==> flow/design.v <==
module ari_unit #(parameter width =16,parameter MSB=32)  
(      input      [width-1:0] A,
       input      [width-1:0] B,
       input                  clk,
       input                  rest,
       input      [1:0]       alu_fun,
       input                  ari_EN,
       output reg [width-1:0] ari_out,  
       output reg             carry_out,
       output reg             ari_flag
       );
       reg  [width-1:0] ari_out_reg;  
 always @(posedge clk or negedge rest)  
       begin 
         if(!rest)
        ari_out <='b0;
      else
          ari_out <=ari_out_reg;
       end  
 always @(*)
      begin 
        carry_out=1'b0;
        ari_flag=1'b0;
        ari_out_reg='b0;
        if(ari_EN)
          begin
          case(alu_fun)    
          2'b00: begin
                 { carry_out,ari_out_reg}=A+B;
                  ari_flag=1'b1;
                  end 
          2'b01:begin
                {carry_out,ari_out_reg}=A-B;                  
                 ari_flag=1'b1;
                end                               
          2'b10:begin
                ari_out_reg=A*B;
                ari_flag=1'b1;
                end                                 
          2'b11:begin
                if(B=='b0)
                  ari_out_reg={width{1'b1}};  
                else
                  ari_out_reg=A/B;
                ari_flag=1'b1;
               end                   
          default: ari_out_reg='b0; 
          endcase
        end  
        else
            begin
            ari_out_reg='b0;
            end   
      end
  endmodule   
module cmp_unit #(parameter width =16)  
(      input      [width-1:0] A,
       input      [width-1:0] B,
       input                  clk,
       input                  rest,
       input      [1:0]       alu_fun,
       input                  cmp_EN,
       output reg [width-1:0] cmp_out,
       output reg             cmp_flag
       );
       reg [width-1:0]  cmp_out_reg; 
 always @(posedge clk or negedge rest)   
       begin 
         if(!rest)
        cmp_out <='b0;
      else
          cmp_out <=cmp_out_reg;
       end  
 always @(*)
      begin 
        cmp_flag=1'b0;
        cmp_out_reg=1'b0;
        if(cmp_EN)
          begin
              case(alu_fun)    
              2'b00: begin
                        cmp_out_reg='b0;
                        cmp_flag=1'b1;
                     end                                       
              2'b01:begin
                     if(A==B)
                       begin
                        cmp_out_reg='b1;
                        cmp_flag=1'b1;
                       end 
                      else
                        begin
                        cmp_out_reg='b0;
                        end
                    end
              2'b10:begin
                     if(A>B)
                       begin
                        cmp_out_reg='b10;
                        cmp_flag=1'b1;
                       end 
                      else
                        begin
                        cmp_out_reg='b0;
                        end
                    end
              2'b11:begin
                     if(A<B)
                       begin
                        cmp_out_reg='b11;
                        cmp_flag=1'b1;
                       end 
                      else
                        begin
                        cmp_out_reg='b0;
                        end
                    end
              default: cmp_out_reg='b0; 
              endcase
       end        
       else
          begin
          cmp_out_reg='b0;
          end 
      end
  endmodule   
module log_unit #(parameter width =16)  
(      input      [width-1:0] A,
       input      [width-1:0] B,
       input                  clk,
       input                  rest,
       input      [1:0]       alu_fun,
       input                  log_EN,
       output reg [width-1:0] log_out,
       output reg             log_flag
       );
       reg  [width-1:0] log_out_reg; 
 always @(posedge clk or negedge rest)   
       begin 
         if(!rest)
        log_out <=1'b0;
      else
          log_out <=log_out_reg;
       end  
 always @(*)
      begin 
        log_flag=1'b0;
        log_out_reg='b0;
        if(log_EN)
        begin  
             case(alu_fun)    
             2'b00: begin                    
                        log_out_reg=A&B;
                        log_flag=1'b1;
                    end                                     
            2'b01:begin     
                        log_out_reg=A|B;
                        log_flag=1'b1;
                   end     
            2'b10:begin                  
                        log_out_reg=~(A&B);
                        log_flag=1'b1;
                  end                    
           2'b11:begin           
                        log_out_reg=~(A|B);
                        log_flag=1'b1;
                 end                  
           default: log_out_reg='b0; 
          endcase  
        end
        else
            begin
            log_out_reg='b0;
            end
      end      
  endmodule   
module shift_unit #(parameter width =16)  
(      input      [width-1:0] A,
       input      [width-1:0] B,
       input                  clk,
       input                  rest,
       input      [1:0]       alu_fun,
       input                  shift_EN,
       output reg [(width*2)-1:0] shift_out,
       output reg             shift_flag
       );
       reg  [(width*2)-1:0]  shift_out_reg; 
 always @(posedge clk or negedge rest)   
       begin 
         if(!rest)
        shift_out <='b0;
      else
          shift_out <=shift_out_reg;
       end  
 always @(*)
      begin 
        shift_flag=1'b0;
        shift_out_reg='b0;
        if(shift_EN)
          begin
          case(alu_fun)    
              2'b00:begin              
                        shift_out_reg=A>>1;
                        shift_flag=1'b1;
                    end                                   
              2'b01:begin
                        shift_out_reg=A<<1;
                        shift_flag=1'b1;
                    end                 
              2'b10:begin
                        shift_out_reg=B>>1;
                        shift_flag=1'b1;
                    end 
              2'b11:begin   
                        shift_out_reg=B<<1;
                        shift_flag=1'b1;
                    end 
             default: shift_out_reg='b0; 
             endcase  
          end
          else
             begin
             shift_out_reg='b0;
             end
      end       
  endmodule   
module dec_unit   
(     
       input           [1:0]     alu_fun,
       output    reg             ari_EN,
       output    reg             log_EN,
       output    reg             cmp_EN,
       output    reg             shift_EN
       );
 always @(*)  
       begin 
       ari_EN=1'b0;
       log_EN=1'b0;
       cmp_EN=1'b0;
       shift_EN=1'b0;
       casex(alu_fun)
         2'b00:ari_EN=1'b1;
         2'b11:shift_EN=1'b1;
         2'b10:cmp_EN=1'b1;
         2'b01:log_EN=1'b1;
         default: begin
                   ari_EN=1'b0;
                   log_EN=1'b0;
                   cmp_EN=1'b0;
                   shift_EN=1'b0;
                  end
       endcase           
       end         
endmodule 
module ALU_TOP #(parameter wid =16,parameter MB=32)   
  (
   input  wire [wid-1:0] A,
   input  wire [wid-1:0] B,
   input  wire [3:0]     alu_fun,
   input  wire           clk,
   input  wire           rest,
   output wire  [wid-1:0]  ari_out,   
   output wire            carry_out,
   output wire            ari_flag,
   output wire  [wid-1:0] log_out,
   output wire            log_flag,
   output wire  [wid-1:0] cmp_out,
   output wire            cmp_flag,
   output wire  [wid-1:0] shift_out,
   output wire            shift_flag
   ); 
  wire  AR_EN,LO_EN,CM_EN,SH_EN; 
  wire [1:0]  ms,ls;
  assign ms=alu_fun[1:0];
  assign ls=alu_fun[3:2];
  ari_unit U_arithmatic (
  .A(A),
  .B(B),
  .clk(clk),
  .rest(rest),
  .alu_fun(ms),
  .ari_EN(AR_EN),
  .ari_out(ari_out),
  .carry_out(carry_out),
  .ari_flag(ari_flag)
  );
  cmp_unit U_compare (
  .A(A),
  .B(B),
  .clk(clk),
  .rest(rest),
  .alu_fun(ms),
  .cmp_EN(CM_EN),
  .cmp_out(cmp_out),
  .cmp_flag(cmp_flag)
  );
  log_unit U_logic (
  .A(A),
  .B(B),
  .clk(clk),
  .rest(rest),
  .alu_fun(ms),
  .log_EN(LO_EN),
  .log_out(log_out),
  .log_flag(log_flag)
  );
  shift_unit U_shift (
  .A(A),
  .B(B),
  .clk(clk),
  .rest(rest),
  .alu_fun(ms),
  .shift_EN(SH_EN),
  .shift_out(shift_out),
  .shift_flag(shift_flag)
  );
  dec_unit U_decoder (
  .alu_fun(ls),
  .cmp_EN(CM_EN),
  .ari_EN(AR_EN),
  .shift_EN(SH_EN),
  .log_EN(LO_EN)
  );
endmodule 
---- From RTL to reports: ALU_TOP ----
The steps from the RTL of ALU_TOP to its reports follow in flow order.
Line numbers count from 1 in the design file above.
Library cell names are shortened.
Not given: -
set-up
  design top .............................. ALU_TOP
  clock port .............................. clk
  standard-cell library ................... sky130hd
  corner .................................. tt_025C_1v80

---- Word level ----
Source: Yosys, flattened and elaborated, memories not mapped. Widths are those after wreduce; folded enables and synchronous resets count as part of the registers. Registers that Yosys merges into a memory's read port (data or address) are not register bits. Print and check cells do not count.
cells by class
  $lt $le $gt $ge ......................... 2
  bitwise logic cells ..................... 4
  add/subtract/negate cells ............... 2
  equality and inequality tests ........... 7
  reductions and logical operators ........ 9
  muxes and demuxes ....................... 27
  multipliers ............................. 1
  div/mod/pow operators ................... 1
operator list
  kind                                                  number
  divider 16 x 16 -> 16 bit                             1
  multiplier 16 x 16 -> 16 bit                          1
  parallel mux 16 bit (select 4 bit)                    4
  2-to-1 mux 16 bit                                     5
  inverter 16 bit                                       2
  adder 16 x 16 -> 17 bit                               1
  subtractor 16 x 16 -> 17 bit                          1
  greater-than comparator 16 bit                        1
  < comparator 16 bit                                   1
  equality test 16 bit                                  1
  AND 16 bit                                            1
  OR 16 bit                                             1
  logical NOT 16 bit                                    1
  OR reduction 3 bit                                    4
  2-to-1 mux 1 bit                                      10
  equality test 2 bit (second input constant)           4
  parallel mux 1 bit (select 2 bit)                     4
  equality test 2 x 1 -> 1 bit (second input constant)  2
  logical NOT 2 bit                                     2
  OR reduction 4 bit                                    1
  parallel mux 1 bit (select 4 bit)                     1
  2-to-1 mux 2 bit                                      2
  parallel mux 1 bit (select 3 bit)                     1
  OR reduction 2 bit                                    1
bit counts
  output and inout port bits .............. 69
  register bits after elaboration ......... 64
  bits of input ports ..................... 38

---- Longest topological paths ----
Yosys ltp: most cells in a row. Word level: on the elaborated netlist, between registers, memories and ports. Mapped: between sequential cells and ports; inverters and the memories' decode and read muxes count.
depth
  depth after elaboration ................. 4
  ABC_AREA ................................ 0
  gate-level depth with buffers ........... 134
  gate-level depth less buffers ........... 124

---- Synthesis result ----
The flow's flattened synthesis, as Yosys stat reports it; memories are mapped. The netlist is that of the ABC_AREA named above (0 if unset); the other value can give another one.
The area totals of this step are shown rounded.
mapped netlist
  buffer cells ............................ 98
  mapped area ............................. 15,000 sq um
  cells in the netlist .................... 1,936
  mapped flip-flops ....................... 50
cell types
  cell type  number
  ha_1       236
  fa_1       82
  dfrtp_1    50
  xnor2_1    86
  nor2_1     197
  a21oi_1    139
  nand2_1    185
  inv_1      168
  o21ai_0    82
  xor2_1     46
  a21o_1     42
  mux4_2     14
  clkbuf_1   68
  nor3_1     51
  o21a_1     34
  mux2i_1    21
  mux2_2     17
  a211oi_1   23
Other cell types: 71; their cells: 395.
By module: a second synthesis without flattening, with its own total; a netlist apart from the flattened one above.
second synthesis, totals
  cells (unflattened synthesis) ........... 1,981
  area total of the unflattened synthesis .. 15,600 sq um
Each row is one instance without its submodules.
by module
  module      area (sq um)  sequential area (sq um)  instances  cells
  ari_unit    13,000        400                      1          1,745
  shift_unit  1,120         425                      1          91
  log_unit    790           400                      1          56
  cmp_unit    639           50.0                     1          85
  dec_unit    26.3          0.0                      1          4
  ALU_TOP     0.0           0.0                      1          0

---- Worst setup path after synthesis ----
OpenSTA on the mapped netlist: ideal clock, no wires. The path of least setup slack (recovery checks aside). Input and output delay are each 20% of the period. Register names are those of the netlist, which keeps one name where synthesis merged equal registers.
path post-synthesis
  path kind ............................... in2reg
  start point ............................. in B[0]
  end point ............................... reg U_arithmatic.ari_out[0]
  arrival time ............................ 32,253 ps
  path delay .............................. 25,382 ps
  buffers on the path ..................... 11
  path slack .............................. 2,618 ps
  stages on the path ...................... 122
  clock period ............................ 35,000 ps
  synthesis period reached ................ 32,382 ps
"path delay" = arrival - input delay + setup time.
"stages on the path": output pins that drive a net of the path, with the launching flip-flop's if there is one; two outputs of one cell count as two.
"synthesis period reached" = period - worst setup slack (recovery checks aside). The figure is calculated, with input and output delays left at 20% of the set period.
Between the ends stands the longest chain of elaborated cells between them, by number of cells; it is not shown to be the way that was timed. Of several equally long chains one is given.
A line is the first line of the expression or statement that the cell stems from. Yosys adds cells for indexed reads and writes and turns some case tables into memories.
on the way, post-synthesis
  path through ............................ clkbuf_1 -> clkinv_1 -> ha_1 -> a21oi_1 -> ha_1 -> or2_2 -> nand3_1 -> nor2_1 -> mux2_2 -> ha_1 -> nor2_1 -> a211o_1 -> nor2_1 -> nor2_1 -> a21oi_1 -> ha_1 -> o21a_1 -> o21a_1 -> [... 86 more ...] -> a31oi_1 -> a21o_1 -> nand2_1 -> a21o_1 -> clkbuf_1 -> nand2_1 -> o21ai_0 -> ha_1 -> a21boi_0 -> o21a_1 -> o21ai_0 -> nand2b_1 -> a21oi_1 -> nor2b_1 -> o21ai_0 -> nand2b_1 -> a211oi_1 -> o41ai_1
  length of the longest elaborated chain .. 4
RTL lines, path post-synthesis
  what                                RTL line  source
  start, declared                     258       input  wire [wid-1:0] B,
  divider 16 x 16 -> 16 bit           44        ari_out_reg=A/B;
  2-to-1 mux 16 bit                   41        if(B=='b0)
  parallel mux 16 bit (select 4 bit)  27        case(alu_fun)
  2-to-1 mux 16 bit                   25        if(ari_EN)
  end, assigned                       16        ari_out <='b0;
  end, assigned                       18        ari_out <=ari_out_reg;
  end, declared                       8         output reg [width-1:0] ari_out,

---- Path in the finished layout ----
From the final timing report of run 1: the path of least setup slack in the routed layout; clock arrival at registers is part of the times.
The report prints the path's times to 10 ps; the period is as set.
path post-layout
  path kind ............................... in2reg
  start point ............................. in B[9]
  end point ............................... reg U_arithmatic.ari_out[0]
  stages on the path ...................... 126
  path slack .............................. -1,620 ps
  arrival time ............................ 29,290 ps
  buffers on the path ..................... 13
  clock period ............................ 27,500 ps
Between the ends stands the longest chain of elaborated cells between them, by number of cells; it is not shown to be the way that was timed. Of several equally long chains one is given.
on the way, post-layout
  path through ............................ buf_6 -> or4_4 -> nor3_4 -> and3_4 -> a21oi_4 -> a21oi_4 -> ha_4 -> or3_4 -> and2_4 -> mux2_4 -> ha_4 -> nor2_4 -> a211o_1 -> nor2_4 -> nor2_1 -> a21oi_1 -> ha_1 -> o21a_1 -> [... 90 more ...] -> a21oi_1 -> a31oi_1 -> a21o_1 -> nand2_2 -> a21o_1 -> nand2_1 -> o21ai_1 -> ha_1 -> a21boi_2 -> o21a_1 -> o21ai_1 -> nand2b_1 -> a21oi_2 -> nor2b_1 -> o21ai_1 -> nand2b_1 -> a211oi_2 -> o41ai_2
  length of the longest elaborated chain .. 4
RTL lines, path post-layout
  what                                RTL line  source
  start, declared                     258       input  wire [wid-1:0] B,
  divider 16 x 16 -> 16 bit           44        ari_out_reg=A/B;
  2-to-1 mux 16 bit                   41        if(B=='b0)
  parallel mux 16 bit (select 4 bit)  27        case(alu_fun)
  2-to-1 mux 16 bit                   25        if(ari_EN)
  end, assigned                       16        ari_out <='b0;
  end, assigned                       18        ari_out <=ari_out_reg;
  end, declared                       8         output reg [width-1:0] ari_out,

==> results <==
Measured results for ALU_TOP: 4 stored runs of the Yosys and OpenROAD flow on sky130hd. The settings differ; the order carries no meaning. The constraints put input and output delay at 20% of the set period each and load the outputs with 0.01 pF.
"power consumption" rests on the timing tool's default activity at the inputs, not on a simulated workload.
The results are shown rounded.

======== run 1 ========
==> flow/run.sh <==
#!/bin/bash
# the make line also repeats the synthesis and layout settings of config.mk as NAME=value (left out here)
make -C /OpenROAD-flow-scripts/flow DESIGN_CONFIG=/design/flow/config.mk WORK_HOME=/design/flow/orfs CLKGATE_MAP_FILE= finish
==> flow/config.mk <==
export PLATFORM = sky130hd
export DESIGN_NAME = ALU_TOP
export DESIGN_NICKNAME = ALU_TOP
export VERILOG_FILES = /design/flow/design.v
export SDC_FILE = /design/flow/constraint.sdc
export NUM_CORES = 4
export LEC_CHECK = 0
export CAP_MARGIN = 40
export CORE_MARGIN = 2
export CORE_UTILIZATION = 43
export CTS_CLUSTER_DIAMETER = 312
export MAX_ROUTING_LAYER = met4
export PLACE_DENSITY = 0.79
export SLEW_MARGIN = 30
export TNS_END_PERCENT = 45
==> flow/constraint.sdc <==
create_clock -name core_clock -period 27.5 [get_ports {clk}]
set_input_delay 5.5000 -clock core_clock [delete_from_list [all_inputs] [get_ports {clk}]]
set_output_delay 5.5000 -clock core_clock [all_outputs]
set_load 0.01 [all_outputs]

-------- measured, run 1 --------
  cell area after synthesis ............... 15,000 sq um
  standard-cell area after layout ......... 21,100 sq um
  utilization ............................. 0.611
  full die area ........................... 36,300 sq um
  power consumption ....................... 0.974 mW
  lowest setup slack ...................... -1,620 ps

======== run 2 ========
==> flow/run.sh <==
#!/bin/bash
# the make line also repeats the synthesis and layout settings of config.mk as NAME=value (left out here)
make -C /OpenROAD-flow-scripts/flow DESIGN_CONFIG=/design/flow/config.mk WORK_HOME=/design/flow/orfs CLKGATE_MAP_FILE= finish
==> flow/config.mk <==
export PLATFORM = sky130hd
export DESIGN_NAME = ALU_TOP
export DESIGN_NICKNAME = ALU_TOP
export VERILOG_FILES = /design/flow/design.v
export SDC_FILE = /design/flow/constraint.sdc
export NUM_CORES = 4
export LEC_CHECK = 0
export CAP_MARGIN = 20
export CORE_MARGIN = 2
export CORE_UTILIZATION = 40
export SLEW_MARGIN = 20
==> flow/constraint.sdc <==
create_clock -name core_clock -period 34.2 [get_ports {clk}]
set_input_delay 6.8400 -clock core_clock [delete_from_list [all_inputs] [get_ports {clk}]]
set_output_delay 6.8400 -clock core_clock [all_outputs]
set_load 0.01 [all_outputs]

-------- measured, run 2 --------
  cell area after synthesis ............... 15,000 sq um
  standard-cell area after layout ......... 17,100 sq um
  utilization ............................. 0.464
  full die area ........................... 39,000 sq um
  power consumption ....................... 0.714 mW
  lowest setup slack ...................... 1,480 ps

======== run 3 ========
==> flow/run.sh <==
#!/bin/bash
# the make line also repeats the synthesis and layout settings of config.mk as NAME=value (left out here)
make -C /OpenROAD-flow-scripts/flow DESIGN_CONFIG=/design/flow/config.mk WORK_HOME=/design/flow/orfs CLKGATE_MAP_FILE= finish
==> flow/config.mk <==
export PLATFORM = sky130hd
export DESIGN_NAME = ALU_TOP
export DESIGN_NICKNAME = ALU_TOP
export VERILOG_FILES = /design/flow/design.v
export SDC_FILE = /design/flow/constraint.sdc
export NUM_CORES = 4
export LEC_CHECK = 0
export CAP_MARGIN = 0
export CORE_ASPECT_RATIO = 1.67
export CORE_MARGIN = 2
export CORE_UTILIZATION = 40
export CTS_CLUSTER_SIZE = 10
export GPL_ROUTABILITY_DRIVEN = 0
export MAX_ROUTING_LAYER = met4
export PLACE_DENSITY_LB_ADDON = 0.23
export SETUP_SLACK_MARGIN = 5.0
export SLEW_MARGIN = 40
export TNS_END_PERCENT = 45
==> flow/constraint.sdc <==
create_clock -name core_clock -period 35.0 [get_ports {clk}]
set_input_delay 7.0000 -clock core_clock [delete_from_list [all_inputs] [get_ports {clk}]]
set_output_delay 7.0000 -clock core_clock [all_outputs]
set_load 0.01 [all_outputs]

-------- measured, run 3 --------
  cell area after synthesis ............... 15,000 sq um
  standard-cell area after layout ......... 19,900 sq um
  utilization ............................. 0.54
  full die area ........................... 39,100 sq um
  power consumption ....................... 0.784 mW
  lowest setup slack ...................... 4,150 ps

======== run 4 ========
==> flow/run.sh <==
#!/bin/bash
# the make line also repeats the synthesis and layout settings of config.mk as NAME=value (left out here)
make -C /OpenROAD-flow-scripts/flow DESIGN_CONFIG=/design/flow/config.mk WORK_HOME=/design/flow/orfs CLKGATE_MAP_FILE= finish
==> flow/config.mk <==
export PLATFORM = sky130hd
export DESIGN_NAME = ALU_TOP
export DESIGN_NICKNAME = ALU_TOP
export VERILOG_FILES = /design/flow/design.v
export SDC_FILE = /design/flow/constraint.sdc
export NUM_CORES = 4
export LEC_CHECK = 0
export ABC_AREA = 0
export CAP_MARGIN = 30
export CORE_MARGIN = 2
export CORE_UTILIZATION = 54
export CTS_CLUSTER_DIAMETER = 204
export CTS_CLUSTER_SIZE = 23
export GPL_ROUTABILITY_DRIVEN = 1
export GPL_TIMING_DRIVEN = 0
export MIN_ROUTING_LAYER = met2
export PLACE_DENSITY_LB_ADDON = 0.25
export SETUP_SLACK_MARGIN = 0.13
export SLEW_MARGIN = 15
==> flow/constraint.sdc <==
create_clock -name core_clock -period 24.6 [get_ports {clk}]
set_input_delay 4.9200 -clock core_clock [delete_from_list [all_inputs] [get_ports {clk}]]
set_output_delay 4.9200 -clock core_clock [all_outputs]
set_load 0.01 [all_outputs]

-------- run 4 --------
  incomplete, routing halted on GRT-0232
